==> flow/design.v <==
module processor
(
	input wire clk_i,
	input wire rst_i,
	input wire stall_i,
	output wire [31:0] addr_o,
	input wire [31:0] data_i,
	output wire [31:0] data_o,
	output wire [3:0] data_w_o,
	output wire [2:0] data_mode_o,
	input wire [7:0] extio_in,
	output wire [7:0] extio_out
);
	wire stall_cpu; wire mwait_cpu; wire irq_cpu; wire irq_ack_cpu; wire exception_cpu; wire data_b_cpu; wire data_h_cpu; wire data_access_cpu;
	wire [31:0] irq_vector_cpu; wire [31:0] inst_addr_cpu; wire [31:0] inst_in_cpu; wire [31:0] data_addr_cpu; wire [31:0] data_in_cpu; wire [31:0] data_out_cpu;
	wire [3:0] data_w_cpu;
	assign data_mode_o = {data_b_cpu,data_h_cpu,data_access_cpu};
	datapath core
	(
		.clock(clk_i),
		.reset(rst_i),
		.stall(stall_cpu),
		.mwait(mwait_cpu),
		.irq_vector(irq_vector_cpu),
		.irq(irq_cpu),
		.irq_ack(irq_ack_cpu),
		.exception(exception_cpu),
		.inst_addr(inst_addr_cpu),
		.inst_in(inst_in_cpu),
		.data_addr(data_addr_cpu),
		.data_in(data_in_cpu),
		.data_out(data_out_cpu),
		.data_w(data_w_cpu),
		.data_b(data_b_cpu),
		.data_h(data_h_cpu),
		.data_access(data_access_cpu)
	);
	interrupt_controller int_control
	(
		.clock(clk_i),
		.reset(rst_i),
		.stall(stall_i),
		.stall_cpu(stall_cpu),
		.mwait_cpu(mwait_cpu),
		.irq_vector_cpu(irq_vector_cpu),
		.irq_cpu(irq_cpu),
		.irq_ack_cpu(irq_ack_cpu),
		.exception_cpu(exception_cpu),
		.inst_addr_cpu(inst_addr_cpu),
		.inst_in_cpu(inst_in_cpu),
		.data_addr_cpu(data_addr_cpu),
		.data_in_cpu(data_in_cpu),
		.data_out_cpu(data_out_cpu),
		.data_w_cpu(data_w_cpu),
		.data_access_cpu(data_access_cpu),
		.addr_mem(addr_o),
		.data_read_mem(data_i),
		.data_write_mem(data_o),
		.data_we_mem(data_w_o),
		.extio_in(extio_in),
		.extio_out(extio_out)
	);
endmodule
module datapath
(
	input wire clock,
	input wire reset,
	input wire stall,
	input wire mwait,
	input wire [31:0] irq_vector,
	input wire irq,
	output wire irq_ack,
	output wire exception,
	output wire [31:0] inst_addr,
	input wire [31:0] inst_in,
	output wire [31:0] data_addr,
	input wire [31:0] data_in,
	output reg [31:0] data_out,
	output reg [3:0] data_w,
	output wire data_b,
	output wire data_h,
	output wire data_access
);
	wire [31:0] inst_in_s; reg [31:0] data_in_s; reg [31:0] pc; reg [31:0] pc_last;
	reg [31:0] pc_last2; wire [31:0] pc_plus4; wire [31:0] pc_next;
	wire [31:0] result; wire [31:0] branch; wire [31:0] ext32b;
	wire [31:0] ext32h; wire [31:0] alu_src1; wire [31:0] alu_src2;
	wire [31:12] ext32;
	wire [6:0] opcode; wire [6:0] funct7;
	wire [2:0] funct3;
	wire [3:0] read_reg1; wire [3:0] read_reg2; wire [3:0] write_reg;
	wire [4:0] rs1; wire [4:0] rs2; wire [4:0] rd;
	wire [31:0] write_data; wire [31:0] read_data1; wire [31:0] read_data2;
	wire [31:0] imm_i; wire [31:0] imm_s; wire [31:0] imm_sb;
	wire [31:0] imm_uj; wire [31:0] branch_src1; wire [31:0] branch_src2;
	wire [31:12] imm_u;
	wire wreg; wire zero; wire less_than; wire branch_taken; wire jump_taken; reg stall_reg;
	wire irq_ack_s; reg irq_ack_s_dly; reg bds; wire data_access_s; reg data_access_s_dly;
	wire reg_write_ctl; wire alu_src1_ctl; wire sig_read_ctl; wire reg_to_mem; wire mem_to_reg; wire except;
	wire [1:0] jump_ctl; wire [1:0] mem_write_ctl; wire [1:0] mem_read_ctl;
	wire [2:0] alu_src2_ctl; wire [2:0] branch_ctl;
	wire [3:0] alu_op_ctl;
	reg [4:0] rs1_r; reg [4:0] rs2_r; reg [4:0] rd_r;
	reg [31:0] imm_i_r; reg [31:0] imm_s_r; reg [31:0] imm_sb_r; reg [31:0] imm_uj_r;
	reg [31:12] imm_u_r;
	reg reg_write_ctl_r; reg alu_src1_ctl_r; reg sig_read_ctl_r; reg reg_to_mem_r; reg mem_to_reg_r;
	reg [1:0] jump_ctl_r; reg [1:0] mem_write_ctl_r; reg [1:0] mem_read_ctl_r;
	reg [2:0] alu_src2_ctl_r; reg [2:0] branch_ctl_r;
	reg [3:0] alu_op_ctl_r;
	always @(posedge clock or posedge reset) begin
		if (reset == 1'b1) begin
			pc <= {32{1'b0}};
			pc_last <= {32{1'b0}};
			pc_last2 <= {32{1'b0}};
		end else begin
			if (stall == 1'b0) begin
				pc <= pc_next;
				pc_last <= pc;
				pc_last2 <= pc_last;
			end
		end
	end
	assign pc_plus4 = pc + 4;
	assign pc_next = (irq == 1'b1 && irq_ack_s == 1'b1) || except == 1'b1 ? 
	irq_vector : branch_taken == 1'b1 || jump_taken == 1'b1 ? 
	branch : data_access_s == 1'b1 ?
	pc_last : pc_plus4;
	assign irq_ack_s = irq == 1'b1 && bds == 1'b0 && branch_taken == 1'b0 && jump_taken == 1'b0 && reg_to_mem_r == 1'b0 && mem_to_reg_r == 1'b0 ? 1'b1 : 1'b0;
	assign irq_ack = irq_ack_s_dly;
	assign exception = except == 1'b1 ? 1'b1 : 1'b0;
	always @(posedge clock or posedge reset) begin
		if (reset == 1'b1) begin
			irq_ack_s_dly <= 1'b0;
			bds <= 1'b0;
			data_access_s_dly <= 1'b0;
			stall_reg <= 1'b0;
		end else begin
			stall_reg <= stall;
			if (stall == 1'b0) begin
				data_access_s_dly <= data_access_s;
				if (mwait == 1'b0) begin
					irq_ack_s_dly <= irq_ack_s;
					if (branch_taken == 1'b1 || jump_taken == 1'b1) begin
						bds <= 1'b1;
					end
					else begin
						bds <= 1'b0;
					end
				end
			end
		end
	end
	assign inst_in_s = data_access_s == 1'b1 || except == 1'b1 || branch_taken == 1'b1 || 
		jump_taken == 1'b1 || bds == 1'b1 || irq_ack_s == 1'b1 ? 32'h00000000 : 
		{inst_in[7:0],inst_in[15:8],inst_in[23:16],inst_in[31:24]};
	assign opcode = inst_in_s[6:0];
	assign funct3 = inst_in_s[14:12];
	assign funct7 = inst_in_s[31:25];
	assign rd = inst_in_s[11:7];
	assign rs1 = inst_in_s[19:15];
	assign rs2 = inst_in_s[24:20];
	assign imm_i = {ext32[31:12],inst_in_s[31:20]};
	assign imm_s = {ext32[31:12],inst_in_s[31:25],inst_in_s[11:7]};
	assign imm_sb = {ext32[31:13],inst_in_s[31],inst_in_s[7],inst_in_s[30:25],inst_in_s[11:8],1'b0};
	assign imm_u = inst_in_s[31:12];
	assign imm_uj = {ext32[31:21],inst_in_s[31],inst_in_s[19:12],inst_in_s[20],inst_in_s[30:21],1'b0};
	assign ext32 = inst_in_s[31] == 1'b1 ? {20{1'b1}} : {20{1'b0}};
	control control_unit
	(
		.opcode(opcode),
		.funct3(funct3),
		.funct7(funct7),
		.reg_write(reg_write_ctl),
		.alu_src1(alu_src1_ctl),
		.alu_src2(alu_src2_ctl),
		.alu_op(alu_op_ctl),
		.jump(jump_ctl),
		.branch(branch_ctl),
		.mem_write(mem_write_ctl),
		.mem_read(mem_read_ctl),
		.sig_read(sig_read_ctl)
	);
	assign reg_to_mem = mem_write_ctl != 2'b00 ? 1'b1 : 1'b0;
	assign mem_to_reg = mem_read_ctl != 2'b00 ? 1'b1 : 1'b0;
	always @(posedge clock or posedge reset) begin
		if (reset == 1'b1) begin
			rd_r <= {5{1'b0}};
			rs1_r <= {5{1'b0}};
			rs2_r <= {5{1'b0}};
			imm_i_r <= {32{1'b0}};
			imm_s_r <= {32{1'b0}};
			imm_sb_r <= {32{1'b0}};
			imm_u_r <= {20{1'b0}};
			imm_uj_r <= {32{1'b0}};
			reg_write_ctl_r <= 1'b0;
			alu_src1_ctl_r <= 1'b0;
			alu_src2_ctl_r <= {3{1'b0}};
			alu_op_ctl_r <= {4{1'b0}};
			jump_ctl_r <= {2{1'b0}};
			branch_ctl_r <= {3{1'b0}};
			mem_write_ctl_r <= {2{1'b0}};
			mem_read_ctl_r <= {2{1'b0}};
			sig_read_ctl_r <= 1'b0;
			reg_to_mem_r <= 1'b0;
			mem_to_reg_r <= 1'b0;
		end else begin
			if (stall == 1'b0 && mwait == 1'b0) begin
				rd_r <= rd;
				rs1_r <= rs1;
				rs2_r <= rs2;
				imm_i_r <= imm_i;
				imm_s_r <= imm_s;
				imm_sb_r <= imm_sb;
				imm_u_r <= imm_u;
				imm_uj_r <= imm_uj;
				reg_write_ctl_r <= reg_write_ctl;
				alu_src1_ctl_r <= alu_src1_ctl;
				alu_src2_ctl_r <= alu_src2_ctl;
				alu_op_ctl_r <= alu_op_ctl;
				jump_ctl_r <= jump_ctl;
				branch_ctl_r <= branch_ctl;
				mem_write_ctl_r <= mem_write_ctl;
				mem_read_ctl_r <= mem_read_ctl;
				sig_read_ctl_r <= sig_read_ctl;
				reg_to_mem_r <= reg_to_mem;
				mem_to_reg_r <= mem_to_reg;
			end
		end
	end
	reg_bank register_bank
	(
		.clock(clock),
		.read_reg1(read_reg1),
		.read_reg2(read_reg2),
		.write_reg(write_reg),
		.wreg(wreg),
		.write_data(write_data),
		.read_data1(read_data1),
		.read_data2(read_data2)
	);
	assign read_reg1 = rs1_r[3:0];
	assign read_reg2 = rs2_r[3:0];
	assign write_reg = rd_r[3:0];
	assign wreg = (reg_write_ctl_r | mem_to_reg_r) &  ~mwait &  ~stall_reg;
	alu alu
	(
		.op1(alu_src1),
		.op2(alu_src2),
		.alu_op(alu_op_ctl_r),
		.result(result),
		.zero(zero),
		.less_than(less_than)
	);
	assign alu_src1 = alu_src1_ctl_r == 1'b0 ? read_data1 : pc_last2;
	assign alu_src2 = alu_src2_ctl_r == 3'b000 ? {imm_u_r,12'h000} : alu_src2_ctl_r == 3'b001 ? 
		imm_i_r : alu_src2_ctl_r == 3'b010 ? imm_s_r : alu_src2_ctl_r == 3'b011 ? 
		pc : alu_src2_ctl_r == 3'b100 ? {24'h000000,3'b000,rs2_r} : read_data2;
	assign branch_src1 = jump_ctl_r == 2'b11 ? read_data1 : pc_last2;
	assign branch_src2 = jump_ctl_r == 2'b10 ? imm_uj_r : jump_ctl_r == 2'b11 ? imm_i_r : imm_sb_r;
	assign branch = branch_src1 + branch_src2;
	assign branch_taken = (zero == 1'b1 && branch_ctl_r == 3'b001) || 
		(zero == 1'b0 && branch_ctl_r == 3'b010) || (less_than == 1'b1 && branch_ctl_r == 3'b011) || 
		(less_than == 1'b0 && branch_ctl_r == 3'b100) || (less_than == 1'b1 && branch_ctl_r == 3'b101) || 
		(less_than == 1'b0 && branch_ctl_r == 3'b110) ? 1'b1 : 1'b0;
	assign except = branch_ctl_r == 3'b111 ? 1'b1 : 1'b0;
	assign jump_taken = jump_ctl_r != 2'b00 ? 1'b1 : 1'b0;
	assign inst_addr = pc;
	assign data_addr = result;
	assign data_b = mem_read_ctl_r == 2'b01 || mem_write_ctl_r == 2'b01 ? 1'b1 : 1'b0;
	assign data_h = mem_read_ctl_r == 2'b10 || mem_write_ctl_r == 2'b10 ? 1'b1 : 1'b0;
	assign data_access_s = reg_to_mem_r == 1'b1 || mem_to_reg_r == 1'b1 ? 1'b1 : 1'b0;
	assign data_access = data_access_s == 1'b1 && data_access_s_dly == 1'b0 ? 1'b1 : 1'b0;
	always @(mem_write_ctl_r, result, read_data2) begin
		case (mem_write_ctl_r)
		2'b11 : begin
			data_out <= {read_data2[7:0],read_data2[15:8],read_data2[23:16],read_data2[31:24]};
			data_w <= 4'b1111;
		end
		2'b01 : begin
			data_out <= {read_data2[7:0],read_data2[7:0],read_data2[7:0],read_data2[7:0]};
			case (result[1:0])
			2'b11 : begin data_w <= 4'b0001; end
			2'b10 : begin data_w <= 4'b0010; end
			2'b01 : begin data_w <= 4'b0100; end
			default : begin data_w <= 4'b1000; end
			endcase
		end
		2'b10 : begin
			data_out <= {read_data2[7:0],read_data2[15:8],read_data2[7:0],read_data2[15:8]};
			case (result[1])
			1'b1 : begin data_w <= 4'b0011; end
			default : begin data_w <= 4'b1100; end
			endcase
			end
		default : begin
			data_out <= {read_data2[7:0],read_data2[15:8],read_data2[23:16],read_data2[31:24]};
			data_w <= 4'b0000;
		end
		endcase
	end
	always @(mem_read_ctl_r, result, data_in) begin
		case (mem_read_ctl_r)
		2'b01 : begin
			case (result[1:0])
			2'b11 : begin data_in_s <= {24'h000000,data_in[7:0]}; end
			2'b10 : begin data_in_s <= {24'h000000,data_in[15:8]}; end
			2'b01 : begin data_in_s <= {24'h000000,data_in[23:16]}; end
			default : begin data_in_s <= {24'h000000,data_in[31:24]}; end
			endcase
		end
		2'b10 : begin
			case (result[1])
			1'b1 : begin data_in_s <= {16'h0000,data_in[7:0],data_in[15:8]}; end
			default : begin data_in_s <= {16'h0000,data_in[23:16],data_in[31:24]}; end
			endcase
		end
		default : begin
			data_in_s <= {data_in[7:0],data_in[15:8],data_in[23:16],data_in[31:24]};
		end
		endcase
	end
	assign ext32b = (data_in_s[7] == 1'b0 || sig_read_ctl_r == 1'b0) ? 
		{24'h000000,data_in_s[7:0]} : {24'hffffff,data_in_s[7:0]};
	assign ext32h = (data_in_s[15] == 1'b0 || sig_read_ctl_r == 1'b0) ? 
		{16'h0000,data_in_s[15:0]} : {16'hffff,data_in_s[15:0]};
	assign write_data = mem_read_ctl_r == 2'b11 ? data_in_s : mem_read_ctl_r == 2'b01 ? 
		ext32b : mem_read_ctl_r == 2'b10 ? ext32h : jump_taken == 1'b1 ? 
		pc_last : result;
endmodule
module control
(
	input wire [6:0] opcode,
	input wire [2:0] funct3,
	input wire [6:0] funct7,
	output reg reg_write,
	output reg alu_src1,
	output reg [2:0] alu_src2,
	output reg [3:0] alu_op,
	output reg [1:0] jump,
	output reg [2:0] branch,
	output reg [1:0] mem_write,
	output reg [1:0] mem_read,
	output reg sig_read
);
	always @(opcode, funct3, funct7) begin
		case (opcode)			 
		7'b0110111 : begin		 
			reg_write <= 1'b1;
			alu_src1 <= 1'b0;
			alu_src2 <= 3'b000;
			alu_op <= 4'b0110;
			jump <= 2'b00;
			branch <= 3'b000;
			mem_write <= 2'b00;
			mem_read <= 2'b00;
			sig_read <= 1'b0;
		end
		7'b0010111 : begin		 
			reg_write <= 1'b1;
			alu_src1 <= 1'b1;
			alu_src2 <= 3'b000;
			alu_op <= 4'b0100;
			jump <= 2'b00;
			branch <= 3'b000;
			mem_write <= 2'b00;
			mem_read <= 2'b00;
			sig_read <= 1'b0;
		end
		7'b1101111 : begin		 
			reg_write <= 1'b1;
			alu_src1 <= 1'b0;
			alu_src2 <= 3'b011;
			alu_op <= 4'b0110;
			jump <= 2'b10;
			branch <= 3'b000;
			mem_write <= 2'b00;
			mem_read <= 2'b00;
			sig_read <= 1'b0;
		end
		7'b1100111 : begin		 
			reg_write <= 1'b1;
			alu_src1 <= 1'b0;
			alu_src2 <= 3'b011;
			alu_op <= 4'b0110;
			jump <= 2'b11;
			branch <= 3'b000;
			mem_write <= 2'b00;
			mem_read <= 2'b00;
			sig_read <= 1'b0;
		end
		7'b1100011 : begin		 
			case (funct3)
			3'b000 : begin		 
				reg_write <= 1'b0;
				alu_src1 <= 1'b0;
				alu_src2 <= 3'b101;
				alu_op <= 4'b0101;
				jump <= 2'b00;
				branch <= 3'b001;
				mem_write <= 2'b00;
				mem_read <= 2'b00;
				sig_read <= 1'b0;
			end
			3'b001 : begin		 
				reg_write <= 1'b0;
				alu_src1 <= 1'b0;
				alu_src2 <= 3'b101;
				alu_op <= 4'b0101;
				jump <= 2'b00;
				branch <= 3'b010;
				mem_write <= 2'b00;
				mem_read <= 2'b00;
				sig_read <= 1'b0;
			end
			3'b100 : begin		 
				reg_write <= 1'b0;
				alu_src1 <= 1'b0;
				alu_src2 <= 3'b101;
				alu_op <= 4'b0111;
				jump <= 2'b00;
				branch <= 3'b011;
				mem_write <= 2'b00;
				mem_read <= 2'b00;
				sig_read <= 1'b0;
			end
			3'b101 : begin		 
				reg_write <= 1'b0;
				alu_src1 <= 1'b0;
				alu_src2 <= 3'b101;
				alu_op <= 4'b0111;
				jump <= 2'b00;
				branch <= 3'b100;
				mem_write <= 2'b00;
				mem_read <= 2'b00;
				sig_read <= 1'b0;
			end
			3'b110 : begin		 
				reg_write <= 1'b0;
				alu_src1 <= 1'b0;
				alu_src2 <= 3'b101;
				alu_op <= 4'b1000;
				jump <= 2'b00;
				branch <= 3'b101;
				mem_write <= 2'b00;
				mem_read <= 2'b00;
				sig_read <= 1'b0;
			end
			3'b111 : begin		 
				reg_write <= 1'b0;
				alu_src1 <= 1'b0;
				alu_src2 <= 3'b101;
				alu_op <= 4'b1000;
				jump <= 2'b00;
				branch <= 3'b110;
				mem_write <= 2'b00;
				mem_read <= 2'b00;
				sig_read <= 1'b0;
			end
			default : begin
				reg_write <= 1'b0;
				alu_src1 <= 1'b0;
				alu_src2 <= 3'b000;
				alu_op <= 4'b0000;
				jump <= 2'b00;
				branch <= 3'b000;
				mem_write <= 2'b00;
				mem_read <= 2'b00;
				sig_read <= 1'b0;
			end
			endcase
		end
		7'b0000011 : begin		 
			case (funct3)
			3'b000 : begin		 
				reg_write <= 1'b1;
				alu_src1 <= 1'b0;
				alu_src2 <= 3'b001;
				alu_op <= 4'b0100;
				jump <= 2'b00;
				branch <= 3'b000;
				mem_write <= 2'b00;
				mem_read <= 2'b01;
				sig_read <= 1'b1;
			end
			3'b001 : begin		 
				reg_write <= 1'b1;
				alu_src1 <= 1'b0;
				alu_src2 <= 3'b001;
				alu_op <= 4'b0100;
				jump <= 2'b00;
				branch <= 3'b000;
				mem_write <= 2'b00;
				mem_read <= 2'b10;
				sig_read <= 1'b1;
			end
			3'b010 : begin		 
				reg_write <= 1'b1;
				alu_src1 <= 1'b0;
				alu_src2 <= 3'b001;
				alu_op <= 4'b0100;
				jump <= 2'b00;
				branch <= 3'b000;
				mem_write <= 2'b00;
				mem_read <= 2'b11;
				sig_read <= 1'b1;
			end
			3'b100 : begin		 
				reg_write <= 1'b1;
				alu_src1 <= 1'b0;
				alu_src2 <= 3'b001;
				alu_op <= 4'b0100;
				jump <= 2'b00;
				branch <= 3'b000;
				mem_write <= 2'b00;
				mem_read <= 2'b01;
				sig_read <= 1'b0;
			end
			3'b101 : begin		 
				reg_write <= 1'b1;
				alu_src1 <= 1'b0;
				alu_src2 <= 3'b001;
				alu_op <= 4'b0100;
				jump <= 2'b00;
				branch <= 3'b000;
				mem_write <= 2'b00;
				mem_read <= 2'b10;
				sig_read <= 1'b0;
			end
			default : begin
				reg_write <= 1'b0;
				alu_src1 <= 1'b0;
				alu_src2 <= 3'b000;
				alu_op <= 4'b0000;
				jump <= 2'b00;
				branch <= 3'b000;
				mem_write <= 2'b00;
				mem_read <= 2'b00;
				sig_read <= 1'b0;
			end
			endcase
		end
		7'b0100011 : begin		 
			case (funct3)
			3'b000 : begin		 
				reg_write <= 1'b0;
				alu_src1 <= 1'b0;
				alu_src2 <= 3'b010;
				alu_op <= 4'b0100;
				jump <= 2'b00;
				branch <= 3'b000;
				mem_write <= 2'b01;
				mem_read <= 2'b00;
				sig_read <= 1'b0;
			end
			3'b001 : begin		 
				reg_write <= 1'b0;
				alu_src1 <= 1'b0;
				alu_src2 <= 3'b010;
				alu_op <= 4'b0100;
				jump <= 2'b00;
				branch <= 3'b000;
				mem_write <= 2'b10;
				mem_read <= 2'b00;
				sig_read <= 1'b0;
			end
			3'b010 : begin		 
				reg_write <= 1'b0;
				alu_src1 <= 1'b0;
				alu_src2 <= 3'b010;
				alu_op <= 4'b0100;
				jump <= 2'b00;
				branch <= 3'b000;
				mem_write <= 2'b11;
				mem_read <= 2'b00;
				sig_read <= 1'b0;
			end
			default : begin
				reg_write <= 1'b0;
				alu_src1 <= 1'b0;
				alu_src2 <= 3'b000;
				alu_op <= 4'b0000;
				jump <= 2'b00;
				branch <= 3'b000;
				mem_write <= 2'b00;
				mem_read <= 2'b00;
				sig_read <= 1'b0;
			end
			endcase
		end
		7'b0010011 : begin		 
			case (funct3)
			3'b000 : begin		 
				reg_write <= 1'b1;
				alu_src1 <= 1'b0;
				alu_src2 <= 3'b001;
				alu_op <= 4'b0100;
				jump <= 2'b00;
				branch <= 3'b000;
				mem_write <= 2'b00;
				mem_read <= 2'b00;
				sig_read <= 1'b0;
			end
			3'b010 : begin		 
				reg_write <= 1'b1;
				alu_src1 <= 1'b0;
				alu_src2 <= 3'b001;
				alu_op <= 4'b0111;
				jump <= 2'b00;
				branch <= 3'b000;
				mem_write <= 2'b00;
				mem_read <= 2'b00;
				sig_read <= 1'b0;
			end
			3'b011 : begin		 
				reg_write <= 1'b1;
				alu_src1 <= 1'b0;
				alu_src2 <= 3'b001;
				alu_op <= 4'b1000;
				jump <= 2'b00;
				branch <= 3'b000;
				mem_write <= 2'b00;
				mem_read <= 2'b00;
				sig_read <= 1'b0;
			end
			3'b100 : begin		 
				reg_write <= 1'b1;
				alu_src1 <= 1'b0;
				alu_src2 <= 3'b001;
				alu_op <= 4'b0010;
				jump <= 2'b00;
				branch <= 3'b000;
				mem_write <= 2'b00;
				mem_read <= 2'b00;
				sig_read <= 1'b0;
			end
			3'b110 : begin		 
				reg_write <= 1'b1;
				alu_src1 <= 1'b0;
				alu_src2 <= 3'b001;
				alu_op <= 4'b0001;
				jump <= 2'b00;
				branch <= 3'b000;
				mem_write <= 2'b00;
				mem_read <= 2'b00;
				sig_read <= 1'b0;
			end
			3'b111 : begin		 
				reg_write <= 1'b1;
				alu_src1 <= 1'b0;
				alu_src2 <= 3'b001;
				alu_op <= 4'b0000;
				jump <= 2'b00;
				branch <= 3'b000;
				mem_write <= 2'b00;
				mem_read <= 2'b00;
				sig_read <= 1'b0;
			end
			3'b001 : begin		 
				reg_write <= 1'b1;
				alu_src1 <= 1'b0;
				alu_src2 <= 3'b100;
				alu_op <= 4'b1001;
				jump <= 2'b00;
				branch <= 3'b000;
				mem_write <= 2'b00;
				mem_read <= 2'b00;
				sig_read <= 1'b0;
			end
			3'b101 : begin
				case (funct7)
				7'b0000000 : begin	 
					reg_write <= 1'b1;
					alu_src1 <= 1'b0;
					alu_src2 <= 3'b100;
					alu_op <= 4'b1010;
					jump <= 2'b00;
					branch <= 3'b000;
					mem_write <= 2'b00;
					mem_read <= 2'b00;
					sig_read <= 1'b0;
				end
				7'b0100000 : begin	 
					reg_write <= 1'b1;
					alu_src1 <= 1'b0;
					alu_src2 <= 3'b100;
					alu_op <= 4'b1100;
					jump <= 2'b00;
					branch <= 3'b000;
					mem_write <= 2'b00;
					mem_read <= 2'b00;
					sig_read <= 1'b0;
				end
				default : begin
					reg_write <= 1'b0;
					alu_src1 <= 1'b0;
					alu_src2 <= 3'b000;
					alu_op <= 4'b0000;
					jump <= 2'b00;
					branch <= 3'b000;
					mem_write <= 2'b00;
					mem_read <= 2'b00;
					sig_read <= 1'b0;
				end
				endcase
			end
			default : begin
				reg_write <= 1'b0;
				alu_src1 <= 1'b0;
				alu_src2 <= 3'b000;
				alu_op <= 4'b0000;
				jump <= 2'b00;
				branch <= 3'b000;
				mem_write <= 2'b00;
				mem_read <= 2'b00;
				sig_read <= 1'b0;
			end
			endcase
		end
		7'b0110011 : begin		 
			case (funct3)
			3'b000 : begin
				case (funct7)
				7'b0000000 : begin
				reg_write <= 1'b1;
				alu_src1 <= 1'b0;
				alu_src2 <= 3'b101;
				alu_op <= 4'b0100;
				jump <= 2'b00;
				branch <= 3'b000;
				mem_write <= 2'b00;
				mem_read <= 2'b00;
				sig_read <= 1'b0;
				end
				7'b0100000 : begin
				reg_write <= 1'b1;
				alu_src1 <= 1'b0;
				alu_src2 <= 3'b101;
				alu_op <= 4'b0101;
				jump <= 2'b00;
				branch <= 3'b000;
				mem_write <= 2'b00;
				mem_read <= 2'b00;
				sig_read <= 1'b0;
				end
				default : begin
				reg_write <= 1'b0;
				alu_src1 <= 1'b0;
				alu_src2 <= 3'b000;
				alu_op <= 4'b0000;
				jump <= 2'b00;
				branch <= 3'b000;
				mem_write <= 2'b00;
				mem_read <= 2'b00;
				sig_read <= 1'b0;
				end
				endcase
			end
			3'b001 : begin			 
				reg_write <= 1'b1;
				alu_src1 <= 1'b0;
				alu_src2 <= 3'b101;
				alu_op <= 4'b1001;
				jump <= 2'b00;
				branch <= 3'b000;
				mem_write <= 2'b00;
				mem_read <= 2'b00;
				sig_read <= 1'b0;
			end
			3'b010 : begin			 
				reg_write <= 1'b1;
				alu_src1 <= 1'b0;
				alu_src2 <= 3'b101;
				alu_op <= 4'b0111;
				jump <= 2'b00;
				branch <= 3'b000;
				mem_write <= 2'b00;
				mem_read <= 2'b00;
				sig_read <= 1'b0;
			end
			3'b011 : begin			 
				reg_write <= 1'b1;
				alu_src1 <= 1'b0;
				alu_src2 <= 3'b101;
				alu_op <= 4'b1000;
				jump <= 2'b00;
				branch <= 3'b000;
				mem_write <= 2'b00;
				mem_read <= 2'b00;
				sig_read <= 1'b0;
			end
			3'b100 : begin			 
				reg_write <= 1'b1;
				alu_src1 <= 1'b0;
				alu_src2 <= 3'b101;
				alu_op <= 4'b0010;
				jump <= 2'b00;
				branch <= 3'b000;
				mem_write <= 2'b00;
				mem_read <= 2'b00;
				sig_read <= 1'b0;
			end
			3'b101 : begin
				case (funct7)		
				7'b0000000 : begin	 
					reg_write <= 1'b1;
					alu_src1 <= 1'b0;
					alu_src2 <= 3'b101;
					alu_op <= 4'b1010;
					jump <= 2'b00;
					branch <= 3'b000;
					mem_write <= 2'b00;
					mem_read <= 2'b00;
					sig_read <= 1'b0;
				end
				7'b0100000 : begin	 
					reg_write <= 1'b1;
					alu_src1 <= 1'b0;
					alu_src2 <= 3'b101;
					alu_op <= 4'b1100;
					jump <= 2'b00;
					branch <= 3'b000;
					mem_write <= 2'b00;
					mem_read <= 2'b00;
					sig_read <= 1'b0;
				end
				default : begin
					reg_write <= 1'b0;
					alu_src1 <= 1'b0;
					alu_src2 <= 3'b000;
					alu_op <= 4'b0000;
					jump <= 2'b00;
					branch <= 3'b000;
					mem_write <= 2'b00;
					mem_read <= 2'b00;
					sig_read <= 1'b0;
				end
				endcase
			end
			3'b110 : begin			 
				reg_write <= 1'b1;
				alu_src1 <= 1'b0;
				alu_src2 <= 3'b101;
				alu_op <= 4'b0001;
				jump <= 2'b00;
				branch <= 3'b000;
				mem_write <= 2'b00;
				mem_read <= 2'b00;
				sig_read <= 1'b0;
			end
			3'b111 : begin			 
				reg_write <= 1'b1;
				alu_src1 <= 1'b0;
				alu_src2 <= 3'b101;
				alu_op <= 4'b0000;
				jump <= 2'b00;
				branch <= 3'b000;
				mem_write <= 2'b00;
				mem_read <= 2'b00;
				sig_read <= 1'b0;
			end
			default : begin
				reg_write <= 1'b0;
				alu_src1 <= 1'b0;
				alu_src2 <= 3'b000;
				alu_op <= 4'b0000;
				jump <= 2'b00;
				branch <= 3'b000;
				mem_write <= 2'b00;
				mem_read <= 2'b00;
				sig_read <= 1'b0;
			end
			endcase
		end
		7'b1110011 : begin		 
			reg_write <= 1'b0;
			alu_src1 <= 1'b0;
			alu_src2 <= 3'b000;
			alu_op <= 4'b0000;
			jump <= 2'b00;
			branch <= 3'b111;
			mem_write <= 2'b00;
			mem_read <= 2'b00;
			sig_read <= 1'b0;
		end
		default : begin
			reg_write <= 1'b0;
			alu_src1 <= 1'b0;
			alu_src2 <= 3'b000;
			alu_op <= 4'b0000;
			jump <= 2'b00;
			branch <= 3'b000;
			mem_write <= 2'b00;
			mem_read <= 2'b00;
			sig_read <= 1'b0;
		end
		endcase
	end
endmodule
module reg_bank
(
	input wire clock,
	input wire [3:0] read_reg1,
	input wire [3:0] read_reg2,
	input wire [3:0] write_reg,
	input wire wreg,
	input wire [31:0] write_data,
	output wire [31:0] read_data1,
	output wire [31:0] read_data2
);
	reg [31:0] registers[0:15];
	always @(posedge clock) begin
		if (write_reg != 4'b0000 && wreg == 1'b1) begin
			registers[write_reg] <= write_data;
		end
	end
	assign read_data1 = read_reg1 != 4'b0000 ? registers[read_reg1] : {32{1'b0}};
	assign read_data2 = read_reg2 != 4'b0000 ? registers[read_reg2] : {32{1'b0}};
endmodule
module alu
(
	input wire [31:0] op1,
	input wire [31:0] op2,
	input wire [3:0] alu_op,
	output wire [31:0] result,
	output wire zero,
	output wire less_than
);
	reg [31:0] r; wire [31:0] shift;
	wire [4:0] shift_op2;
	wire [32:0] addsub;
	wire less; wire lshift; wire logical;
	always @(op1, op2, alu_op, addsub, less, shift_op2, shift) begin
		case (alu_op)
		4'b0000 : begin r <= op1 & op2; end
		4'b0001 : begin r <= op1 | op2; end
		4'b0010 : begin r <= op1 ^ op2; end
		4'b0100, 4'b0101 : begin r <= addsub[31:0]; end
		4'b0110 : begin r <= op2; end
		4'b0111,4'b1000 : begin r <= {28'h0000000,3'b000,less}; end
		default : begin r <= shift; end
		endcase
	end
	assign addsub = alu_op > 4'b0100 ? ({1'b0,op1}) - ({1'b0,op2}) : ({1'b0,op1}) + ({1'b0,op2});
	assign less = op1[31] == op2[31] || alu_op == 4'b1000 ? addsub[32] : op1[31];
	assign less_than = less;
	assign zero =  ~(r[31] | r[30] | r[29] | r[28] | r[27] | r[26] | 
		r[25] | r[24] | r[23] | r[22] | r[21] | r[20] | r[19] | 
		r[18] | r[17] | r[16] | r[15] | r[14] | r[13] | r[12] | 
		r[11] | r[10] | r[9] | r[8] | r[7] | r[6] | r[5] | r[4] | 
		r[3] | r[2] | r[1] | r[0]);
	assign shift_op2 = op2[4:0];
	assign lshift = alu_op[0] == 1'b1 ? 1'b1 : 1'b0;
	assign logical = alu_op[2] == 1'b0 ? 1'b1 : 1'b0;
	bshift barrel_shifter
	(
		.lshift(lshift),
		.logical(logical),
		.shift(shift_op2),
		.in(op1),
		.out(shift)
	);
	assign result = r;
endmodule
module bshift
(
	input wire lshift,
	input wire logical,
	input wire [4:0] shift,
	input wire [31:0] in,
	output wire [31:0] out
);
	wire [31:0] shift1l; wire [31:0] shift2l; wire [31:0] shift4l; wire [31:0] shift8l; wire [31:0] shift16l;
	wire [31:0] shift1r; wire [31:0] shift2r; wire [31:0] shift4r; wire [31:0] shift8r; wire [31:0] shift16r;
	wire [31:16] fill;
	assign fill = logical == 1'b0 ? {16{in[31]}} : 16'h0000;
	assign shift1l = shift[0] == 1'b1 ? {in[30:0],1'b0} : in;
	assign shift2l = shift[1] == 1'b1 ? {shift1l[29:0],2'b00} : shift1l;
	assign shift4l = shift[2] == 1'b1 ? {shift2l[27:0],4'h0} : shift2l;
	assign shift8l = shift[3] == 1'b1 ? {shift4l[23:0],8'h00} : shift4l;
	assign shift16l = shift[4] == 1'b1 ? {shift8l[15:0],16'h0000} : shift8l;
	assign shift1r = shift[0] == 1'b1 ? {fill[31],in[31:1]} : in;
	assign shift2r = shift[1] == 1'b1 ? {fill[31:30],shift1r[31:2]} : shift1r;
	assign shift4r = shift[2] == 1'b1 ? {fill[31:28],shift2r[31:4]} : shift2r;
	assign shift8r = shift[3] == 1'b1 ? {fill[31:24],shift4r[31:8]} : shift4r;
	assign shift16r = shift[4] == 1'b1 ? {fill[31:16],shift8r[31:16]} : shift8r;
	assign out = lshift == 1'b0 ? shift16r : shift16l;
endmodule
module interrupt_controller
(
	input wire clock,
	input wire reset,
	input wire stall,
	output wire stall_cpu,
	output wire mwait_cpu,
	output wire [31:0] irq_vector_cpu,
	output wire irq_cpu,
	input wire irq_ack_cpu,
	input wire exception_cpu,
	input wire [31:0] inst_addr_cpu,
	output wire [31:0] inst_in_cpu,
	input wire [31:0] data_addr_cpu,
	output wire [31:0] data_in_cpu,
	input wire [31:0] data_out_cpu,
	input wire [3:0] data_w_cpu,
	input wire data_access_cpu,
	output wire [31:0] addr_mem,
	input wire [31:0] data_read_mem,
	output wire [31:0] data_write_mem,
	output wire [3:0] data_we_mem,
	input wire [7:0] extio_in,
	output wire [7:0] extio_out
);
	wire [7:0] irq_cause; reg [7:0] irq_mask_reg; reg [7:0] irq_status_reg; reg [7:0] extio_out_reg;
	reg [31:0] periph_data; reg [31:0] irq_vector_reg; reg [31:0] irq_epc_reg; reg [31:0] inst_reg;
	wire interrupt; reg irq; reg data_access_cpu_dly;
	parameter [2:0] irq_idle = 0, irq_int = 1, irq_req = 2, irq_ackn = 3, irq_done = 4;
	reg [2:0] pulse_state;
	reg [2:0] pulse_next_state;
	wire periph_access; reg periph_access_dly; wire periph_access_we;
	wire [3:0] data_we_mem_s;
	always @(posedge clock or posedge reset) begin
		if (reset == 1'b1) begin
			periph_data <= {32{1'b0}};
		end else begin
			if (periph_access == 1'b1) begin
			case (data_addr_cpu[7:4])
			4'b0000 : begin periph_data <= irq_vector_reg; end			 
			4'b0001 : begin periph_data <= {irq_cause[7:0],24'h000000}; end		 
			4'b0010 : begin periph_data <= {irq_mask_reg[7:0],24'h000000}; end	 
			4'b0011 : begin periph_data <= {irq_status_reg,24'h000000}; end		 
			4'b0100 : begin 							 
				periph_data <= {irq_epc_reg[7:0],irq_epc_reg[15:8],irq_epc_reg[23:16],irq_epc_reg[31:24]};
			end
			4'b1000 : begin periph_data <= {extio_in,24'h000000}; end		 
			4'b1001 : begin periph_data <= {extio_out_reg,24'h000000}; end		 
			default : begin periph_data <= data_read_mem; end
			endcase
			end
		end
	end
	assign inst_in_cpu = data_access_cpu == 1'b0 ? data_read_mem : inst_reg;
	assign data_in_cpu = periph_access_dly == 1'b0 ? data_read_mem : periph_data;
	always @(posedge clock or posedge reset) begin
		if (reset == 1'b1) begin
			irq_vector_reg <= {32{1'b0}};
			irq_mask_reg <= {8{1'b0}};
			irq_status_reg <= {8{1'b0}};
			extio_out_reg <= {8{1'b0}};
		end else begin
			if (periph_access == 1'b1 && periph_access_we == 1'b1) begin
				case (data_addr_cpu[7:4])
				4'b0000 : begin				 
					irq_vector_reg <= {data_out_cpu[7:0],data_out_cpu[15:8],data_out_cpu[23:16],data_out_cpu[31:24]};
				end
				4'b0010 : begin				 
					irq_mask_reg <= data_out_cpu[31:24];
				end
				4'b0011 : begin				 
					irq_status_reg <= data_out_cpu[31:24];
				end
				4'b1001 : begin				 
					extio_out_reg <= data_out_cpu[31:24];
				end
				default : begin
				end
				endcase
			end
			if (irq_ack_cpu == 1'b1 || exception_cpu == 1'b1) begin
				irq_status_reg[0] <= 1'b0;		 
			end
		end
	end
	always @(posedge clock or posedge reset) begin
		if (reset == 1'b1) begin
			irq_epc_reg <= 32'h00000000;
		end else begin
			if (((irq == 1'b1 && irq_ack_cpu == 1'b0) || exception_cpu == 1'b1)) begin
				irq_epc_reg <= inst_addr_cpu;
			end
		end
	end
	always @(posedge clock or posedge reset) begin
		if (reset == 1'b1) begin
			pulse_state <= irq_idle;
			pulse_next_state <= irq_idle;
			irq <= 1'b0;
		end else begin
			if (stall == 1'b0) begin
				pulse_state <= pulse_next_state;
				case (pulse_state)
				irq_idle : begin
					if (interrupt == 1'b1 && irq_status_reg[0] == 1'b1) begin
						pulse_next_state <= irq_int;
					end
				end
				irq_int : begin
					irq <= 1'b1;
					pulse_next_state <= irq_req;
				end
				irq_req : begin
					if (irq_ack_cpu == 1'b1) begin
						irq <= 1'b0;
						pulse_next_state <= irq_ackn;
					end
				end
				irq_ackn : begin
					pulse_next_state <= irq_done;
				end
				irq_done : begin
					if (irq_status_reg[0] == 1'b1) begin
						pulse_next_state <= irq_idle;
					end
				end
				default : begin
					pulse_next_state <= irq_idle;
				end
				endcase
			end
		end
	end
	always @(posedge clock or posedge reset) begin
		if (reset == 1'b1) begin
			periph_access_dly <= 1'b0;
			data_access_cpu_dly <= 1'b0;
			inst_reg <= {32{1'b0}};
		end else begin
			if (stall == 1'b0) begin
				periph_access_dly <= periph_access;
				data_access_cpu_dly <= data_access_cpu;
				if ((data_access_cpu == 1'b0)) begin
					inst_reg <= data_read_mem;
				end
			end
		end
	end
	assign periph_access = data_addr_cpu[31:27] == 5'b11110 && data_access_cpu == 1'b1 ? 1'b1 : 1'b0;
	assign periph_access_we = periph_access <= 1'b1 && data_w_cpu != 4'b0000 ? 1'b1 : 1'b0;
	assign addr_mem = data_access_cpu == 1'b1 ? data_addr_cpu : inst_addr_cpu;
	assign data_write_mem = data_out_cpu;
	assign data_we_mem_s = data_access_cpu == 1'b1 && periph_access == 1'b0 ? data_w_cpu : 4'b0000;
	assign data_we_mem = data_we_mem_s;
	assign mwait_cpu = data_access_cpu == 1'b1 && data_access_cpu_dly == 1'b0 ? 1'b1 : 1'b0;
	assign stall_cpu = stall;
	assign interrupt = (irq_cause & irq_mask_reg) == 16'h0000 ? 1'b0 : 1'b1;
	assign irq_cause = extio_in;
	assign irq_cpu = irq;
	assign irq_vector_cpu = irq_vector_reg;
	assign extio_out = extio_out_reg;
endmodule
---- Reports on processor ----
Tool output for the design above, in the order of the flow.
Lines are those of the file above, counted from 1.
The mark -- stands for no value.
design
  top module .............................. processor
  clock ................................... clk_i
  cell library ............................ sky130hd
  timing corner ........................... tt_025C_1v80

---- Word level ----
Source: Yosys, flattened and elaborated, memories not mapped. Widths are those after wreduce. Registers that Yosys merges into a memory's read port (data or address) are not register bits. Print and check cells do not count.
Yosys's memory passes give these memory sizes; they may raise the number of words (mostly to a power of two), join words into wider ones and drop unused or constant bits.
bit counts
  RAM bits ................................ 512
  output and inout bits ................... 79
  word-level cells ........................ 363
  bits in registers ....................... 441
  memories kept ........................... 1
cells by class
  reductions and logical operators ........ 88
  mux-type cells .......................... 112
  bitwise gates (word level) .............. 55
  equality and inequality tests ........... 62
  add/subtract/negate cells ............... 4
  $lt $le $gt $ge ......................... 2
memories
  name                          words  width  read ports  wr ports  line  RTL
  core.register_bank.registers  16     32     2           1         910   reg [31:0] registers[0:15];
operator list
  operator                                                        number
  32-bit two-way mux                                              36
  32-bit parallel mux with 6-bit select                           2
  32-bit parallel mux with 2-bit select                           1
  4-bit parallel mux with 8-bit select                            2
  24-bit parallel mux with 2-bit select                           1
  3-bit parallel mux with 6-bit select                            2
  4-bit parallel mux with 3-bit select                            3
  32-bit by 32-bit adder with 33-bit output                       1
  32-bit by 32-bit subtractor with 33-bit output                  1
  33-bit two-way mux                                              1
  1-bit bitwise OR                                                32
  32-bit by 3-bit adder with 32-bit output with constant B        1
  32-bit adder                                                    1
  32-bit AND                                                      1
  32-bit bitwise OR                                               1
  32-bit XOR                                                      1
  16-bit two-way mux                                              2
  3-bit equality test with constant B                             10
  7-bit by 6-bit equality test with 1-bit output with constant B  4
  7-bit equality test with constant B                             4
  4-bit parallel mux with 7-bit select                            1
  1-bit two-way mux                                               28
  3-bit two-way mux                                               9
  2-bit OR reduction                                              12
  3-bit by 2-bit equality test with 1-bit output with constant B  8
  8-bit parallel mux with 3-bit select                            1
  1-bit logical AND                                               22
  1-bit logical OR                                                20
Not listed: further kinds 44, cells in them 115.

---- Logic depth ----
Longest topological path by Yosys (ltp), each cell counted once; first at word level (registers and memories cut), then after technology mapping (sequential cells cut; the memories' decode and read muxes count).
logic depth
  word-level depth ........................ 67
  ABC_AREA ................................ 0
  depth in mapped cells ................... 39
  mapped depth without buffers ............ 28

---- Netlist ----
Yosys stat after the flow's synthesis: flattened, memories mapped to cells. It holds for the ABC_AREA given above (unset counts as 0); a run with the other value may have another netlist.
The area totals of this step are shown rounded.
synthesis totals
  cell count .............................. 4,783
  cell area after synthesis ............... 53,550 sq um
  buffers ................................. 394
  flip-flops .............................. 826
cells by type
  cell type                  number  area in all (sq um)
  sky130_fd_sc_hd__edfxtp_1  512     1.54E+04
  sky130_fd_sc_hd__dfrtp_1   313     7.83E+03
  sky130_fd_sc_hd__mux4_2    292     6.58E+03
  sky130_fd_sc_hd__mux2_2    204     2.3E+03
  sky130_fd_sc_hd__mux2i_1   191     1.91E+03
  sky130_fd_sc_hd__nand2_1   489     1,835.51
  sky130_fd_sc_hd__ha_1      129     1.61E+03
  sky130_fd_sc_hd__o21ai_0   306     1.53E+03
  sky130_fd_sc_hd__a21oi_1   278     1.39E+03
  sky130_fd_sc_hd__nor2_1    255     957.168
  sky130_fd_sc_hd__clkbuf_1  240     900.864
  sky130_fd_sc_hd__a22o_1    71      621.846
  sky130_fd_sc_hd__a222oi_1  60      600.576
  sky130_fd_sc_hd__xnor2_1   68      595.571
  sky130_fd_sc_hd__a211oi_1  73      548.026
  sky130_fd_sc_hd__o211ai_1  68      510.49
  sky130_fd_sc_hd__nor3_1    80      400.384
  sky130_fd_sc_hd__inv_1     106     397.882
Not listed: further types 89, cells in them 1048.
The figures by module come from a second, unflattened synthesis with its own total; it is not the netlist above.
unflattened totals
  cells (unflattened synthesis) ........... 4,861
  area total of the unflattened synthesis .. 53,320 sq um
Rows give one instance, submodules left out.
modules
  module                area (sq um)  times used  cells
  reg_bank              22,040        1           1,169
  datapath              12,740        1           1,623
  interrupt_controller  8,282         1           661
  alu                   5,341         1           787
  bshift                4,362         1           527
  control               539.3         1           91
  processor             22.5          1           3

---- Timing after synthesis ----
OpenSTA on the mapped netlist: ideal clock, no wires. The path of least setup slack (recovery checks aside). Input and output delay are each 20% of the period. Register names are those of the netlist, which keeps one name where synthesis merged equal registers.
path after synthesis
  path kind ............................... register to output
  from .................................... register core.imm_u_r[22]
  to ...................................... output data_w_o[2]
  setup slack ............................. 2.294 ns
  arrival ................................. 7.306 ns
  output delay ............................ 2.400 ns
  period .................................. 12.0 ns
  stages .................................. 35
  delay of the path ....................... 7.306 ns
  synthesis period reached ................ 9.706 ns
"delay of the path" = arrival - input delay + setup time.
A path that ends at an output port has no setup time.
"stages" counts driving pins, that of a launching flip-flop among them; a cell with two outputs on the path counts twice.
"synthesis period reached" is the clock period less the worst setup slack; recovery checks do not enter. This is arithmetic on one report: input and output delays are still those of the set period (20% each).
The rows between start and end are the longest chain of elaborated cells between them; the timing report does not say that the signal goes this way. Where chains are equally long, one stands for them.
A line is the first line of the expression or statement that the cell stems from. Yosys adds cells for indexed reads and writes and turns some case tables into memories.
on the way, after synthesis
  cells stage by stage .................... sky130_fd_sc_hd__dfrtp_1 > sky130_fd_sc_hd__buf_4 > sky130_fd_sc_hd__buf_6 > sky130_fd_sc_hd__buf_4 > sky130_fd_sc_hd__buf_6 > sky130_fd_sc_hd__mux4_2 > sky130_fd_sc_hd__a22oi_1 > sky130_fd_sc_hd__o31ai_2 > sky130_fd_sc_hd__o21ai_1 > sky130_fd_sc_hd__inv_2 > sky130_fd_sc_hd__nor2_1 > sky130_fd_sc_hd__clkbuf_1 > sky130_fd_sc_hd__buf_1 > sky130_fd_sc_hd__and3_1 > sky130_fd_sc_hd__and2_1 > sky130_fd_sc_hd__clkbuf_1 > sky130_fd_sc_hd__nor2_1 > sky130_fd_sc_hd__xnor2_1 > sky130_fd_sc_hd__ha_1 > sky130_fd_sc_hd__a211oi_1 > sky130_fd_sc_hd__nand2_1 > sky130_fd_sc_hd__a2111o_1 > sky130_fd_sc_hd__a41oi_1 > sky130_fd_sc_hd__o211ai_1 > sky130_fd_sc_hd__a41o_1 > sky130_fd_sc_hd__a2111o_1 > sky130_fd_sc_hd__a311oi_1 > sky130_fd_sc_hd__nor2_1 > sky130_fd_sc_hd__mux2i_1 > sky130_fd_sc_hd__a21oi_2 > sky130_fd_sc_hd__clkbuf_1 > sky130_fd_sc_hd__nand2_1 > sky130_fd_sc_hd__nand2_1 > sky130_fd_sc_hd__a21oi_1 > sky130_fd_sc_hd__nor2_1
  length of the longest elaborated chain .. 10
  elaborated cells on any way between the ends .. 17
  those cells by class .................... 2 x add/sub; 4 x eq/ne; 8 x mux; 1 x logic; 2 x reduce/logical
ends and longest elaborated chain, after synthesis
  item                                       line  RTL
  from (decl)                                105   reg [31:12] imm_u_r;
  from (assign)                              193   imm_u_r <= {20{1'b0}};
  from (assign)                              214   imm_u_r <= imm_u;
  32-bit two-way mux                         255   assign alu_src2 = alu_src2_ctl_r == 3'b000 ? {imm_u_r,12'h000} : alu_src2_ctl_r == 3'b001 ?
  32-bit by 32-bit adder with 33-bit output  943   assign addsub = alu_op > 4'b0100 ? ({1'b0,op1}) - ({1'b0,op2}) : ({1'b0,op1}) + ({1'b0,op2});
  33-bit two-way mux                         943
  32-bit parallel mux with 6-bit select      933   case (alu_op)
  5-bit equality test                        1136  assign periph_access = data_addr_cpu[31:27] == 5'b11110 && data_access_cpu == 1'b1 ? 1'b1 : 1'b0;
  1-bit logical AND                          1136
  1-bit two-way mux                          1136
  1-bit NOT                                  1140  assign data_we_mem_s = data_access_cpu == 1'b1 && periph_access == 1'b0 ? data_w_cpu : 4'b0000;
  1-bit logical AND                          1140
  4-bit two-way mux                          1140
  to (decl)                                  9     output wire [3:0] data_w_o,

---- Timing after layout ----
Path of least setup slack in the final report of run 2 (OpenROAD, finished layout, wires in). Where an end is a register, its clock arrival counts in the times.
path after layout
  path kind ............................... register to output
  from .................................... register core.imm_u_r[20]
  to ...................................... output data_w_o[3]
  period .................................. 15.4 ns
  setup slack ............................. 1.82 ns
  arrival ................................. 10.50 ns
  stages .................................. 32
  output delay ............................ 3.08 ns
The rows between start and end are the longest chain of elaborated cells between them; the timing report does not say that the signal goes this way. Where chains are equally long, one stands for them.
on the way, after layout
  cells stage by stage .................... sky130_fd_sc_hd__dfrtp_4 > sky130_fd_sc_hd__buf_12 > sky130_fd_sc_hd__nor4_4 > sky130_fd_sc_hd__buf_4 > sky130_fd_sc_hd__nor2_1 > sky130_fd_sc_hd__a31oi_4 > sky130_fd_sc_hd__buf_4 > sky130_fd_sc_hd__a21o_2 > sky130_fd_sc_hd__buf_4 > sky130_fd_sc_hd__nand2_1 > sky130_fd_sc_hd__nor2_1 > sky130_fd_sc_hd__and3_1 > sky130_fd_sc_hd__and2_1 > sky130_fd_sc_hd__nor2_1 > sky130_fd_sc_hd__xnor2_1 > sky130_fd_sc_hd__ha_1 > sky130_fd_sc_hd__a211oi_1 > sky130_fd_sc_hd__nand2_1 > sky130_fd_sc_hd__a2111o_1 > sky130_fd_sc_hd__a41oi_1 > sky130_fd_sc_hd__o211ai_1 > sky130_fd_sc_hd__a41o_1 > sky130_fd_sc_hd__a2111o_1 > sky130_fd_sc_hd__a311oi_1 > sky130_fd_sc_hd__nor2_1 > sky130_fd_sc_hd__mux2i_1 > sky130_fd_sc_hd__a21oi_2 > sky130_fd_sc_hd__buf_4 > sky130_fd_sc_hd__o21ai_0 > sky130_fd_sc_hd__a21oi_1 > sky130_fd_sc_hd__nor2_1 > sky130_fd_sc_hd__clkdlybuf4s50_1
  length of the longest elaborated chain .. 10
  elaborated cells on any way between the ends .. 17
  those cells by class .................... 2 x add/sub; 4 x eq/ne; 8 x mux; 1 x logic; 2 x reduce/logical
ends and longest elaborated chain, after layout
  item                                       line  RTL
  from (decl)                                105   reg [31:12] imm_u_r;
  from (assign)                              193   imm_u_r <= {20{1'b0}};
  from (assign)                              214   imm_u_r <= imm_u;
  32-bit two-way mux                         255   assign alu_src2 = alu_src2_ctl_r == 3'b000 ? {imm_u_r,12'h000} : alu_src2_ctl_r == 3'b001 ?
  32-bit by 32-bit adder with 33-bit output  943   assign addsub = alu_op > 4'b0100 ? ({1'b0,op1}) - ({1'b0,op2}) : ({1'b0,op1}) + ({1'b0,op2});
  33-bit two-way mux                         943
  32-bit parallel mux with 6-bit select      933   case (alu_op)
  5-bit equality test                        1136  assign periph_access = data_addr_cpu[31:27] == 5'b11110 && data_access_cpu == 1'b1 ? 1'b1 : 1'b0;
  1-bit logical AND                          1136
  1-bit two-way mux                          1136
  1-bit NOT                                  1140  assign data_we_mem_s = data_access_cpu == 1'b1 && periph_access == 1'b0 ? data_w_cpu : 4'b0000;
  1-bit logical AND                          1140
  4-bit two-way mux                          1140
  to (decl)                                  9     output wire [3:0] data_w_o,

Appendix: measured runs

Flow measurements of processor on sky130hd: 3 stored runs with different settings, listed in no order. Input and output delays are each 20% of the period that was set; the output load is 0.01 pF.
"period reached" = clock period - worst setup slack. The figure is calculated, with input and output delays left at 20% of the set period.
By "worst path time" is meant the share of the clock period that the worst setup path is allowed (20% is reserved at inputs, 20% at outputs), minus its slack. Clock arrival times at its registers enter into it.
Results are given in rounded form.

======== run 1 ========
==> flow/run.sh <==
#!/bin/bash
# the make line also repeats the synthesis and layout settings of config.mk as NAME=value (left out here)
make -C /OpenROAD-flow-scripts/flow DESIGN_CONFIG=/design/flow/config.mk WORK_HOME=/design/flow/orfs CLKGATE_MAP_FILE= finish
==> flow/config.mk <==
export PLATFORM = sky130hd
export DESIGN_NAME = processor
export DESIGN_NICKNAME = processor
export VERILOG_FILES = /design/flow/design.v
export SDC_FILE = /design/flow/constraint.sdc
export NUM_CORES = 4
export LEC_CHECK = 0
export ABC_AREA = 0
export CAP_MARGIN = 20
export CELL_PAD_IN_SITES_DETAIL_PLACEMENT = 1
export CORE_MARGIN = 3
export CORE_UTILIZATION = 52
export GPL_TIMING_DRIVEN = 0
export MAX_ROUTING_LAYER = met4
export MIN_ROUTING_LAYER = met1
export PLACE_DENSITY = 0.93
export SLEW_MARGIN = 35
==> flow/constraint.sdc <==
create_clock -name core_clock -period 20.8 [get_ports {clk_i}]
set_input_delay 4.1600 -clock core_clock [delete_from_list [all_inputs] [get_ports {clk_i}]]
set_output_delay 4.1600 -clock core_clock [all_outputs]
set_load 0.01 [all_outputs]

-------- run 1 --------
  incomplete, routing halted on GRT-0116

======== run 2 ========
==> flow/run.sh <==
#!/bin/bash
# the make line also repeats the synthesis and layout settings of config.mk as NAME=value (left out here)
make -C /OpenROAD-flow-scripts/flow DESIGN_CONFIG=/design/flow/config.mk WORK_HOME=/design/flow/orfs CLKGATE_MAP_FILE= finish
==> flow/config.mk <==
export PLATFORM = sky130hd
export DESIGN_NAME = processor
export DESIGN_NICKNAME = processor
export VERILOG_FILES = /design/flow/design.v
export SDC_FILE = /design/flow/constraint.sdc
export NUM_CORES = 4
export LEC_CHECK = 0
export CAP_MARGIN = 20
export CORE_MARGIN = 2
export CORE_UTILIZATION = 40
export SLEW_MARGIN = 20
==> flow/constraint.sdc <==
create_clock -name core_clock -period 15.4 [get_ports {clk_i}]
set_input_delay 3.0800 -clock core_clock [delete_from_list [all_inputs] [get_ports {clk_i}]]
set_output_delay 3.0800 -clock core_clock [all_outputs]
set_load 0.01 [all_outputs]

-------- measured, run 2 --------
  period reached .......................... 13.582 ns
  utilization ............................. 45.6 %
  worst setup slack after layout .......... 1.818 ns
  die footprint ........................... 136,800 sq um
  worst path time ......................... 10.50 ns
  worst setup path type ................... register to output
  chip area in the Yosys report ........... 53,550 sq um

======== run 3 ========
==> flow/run.sh <==
#!/bin/bash
# the make line also repeats the synthesis and layout settings of config.mk as NAME=value (left out here)
make -C /OpenROAD-flow-scripts/flow DESIGN_CONFIG=/design/flow/config.mk WORK_HOME=/design/flow/orfs CLKGATE_MAP_FILE= finish
==> flow/config.mk <==
export PLATFORM = sky130hd
export DESIGN_NAME = processor
export DESIGN_NICKNAME = processor
export VERILOG_FILES = /design/flow/design.v
export SDC_FILE = /design/flow/constraint.sdc
export NUM_CORES = 4
export LEC_CHECK = 0
export CAP_MARGIN = 20
export CELL_PAD_IN_SITES_DETAIL_PLACEMENT = 0
export CELL_PAD_IN_SITES_GLOBAL_PLACEMENT = 2
export CORE_MARGIN = 9
export CORE_UTILIZATION = 69
export GPL_TIMING_DRIVEN = 0
export MIN_ROUTING_LAYER = met2
export PLACE_DENSITY_LB_ADDON = 0.3
export SLEW_MARGIN = 30
==> flow/constraint.sdc <==
create_clock -name core_clock -period 13.0 [get_ports {clk_i}]
set_input_delay 2.6000 -clock core_clock [delete_from_list [all_inputs] [get_ports {clk_i}]]
set_output_delay 2.6000 -clock core_clock [all_outputs]
set_load 0.01 [all_outputs]

-------- run 3 --------
  incomplete, placement halted on FLW-0024
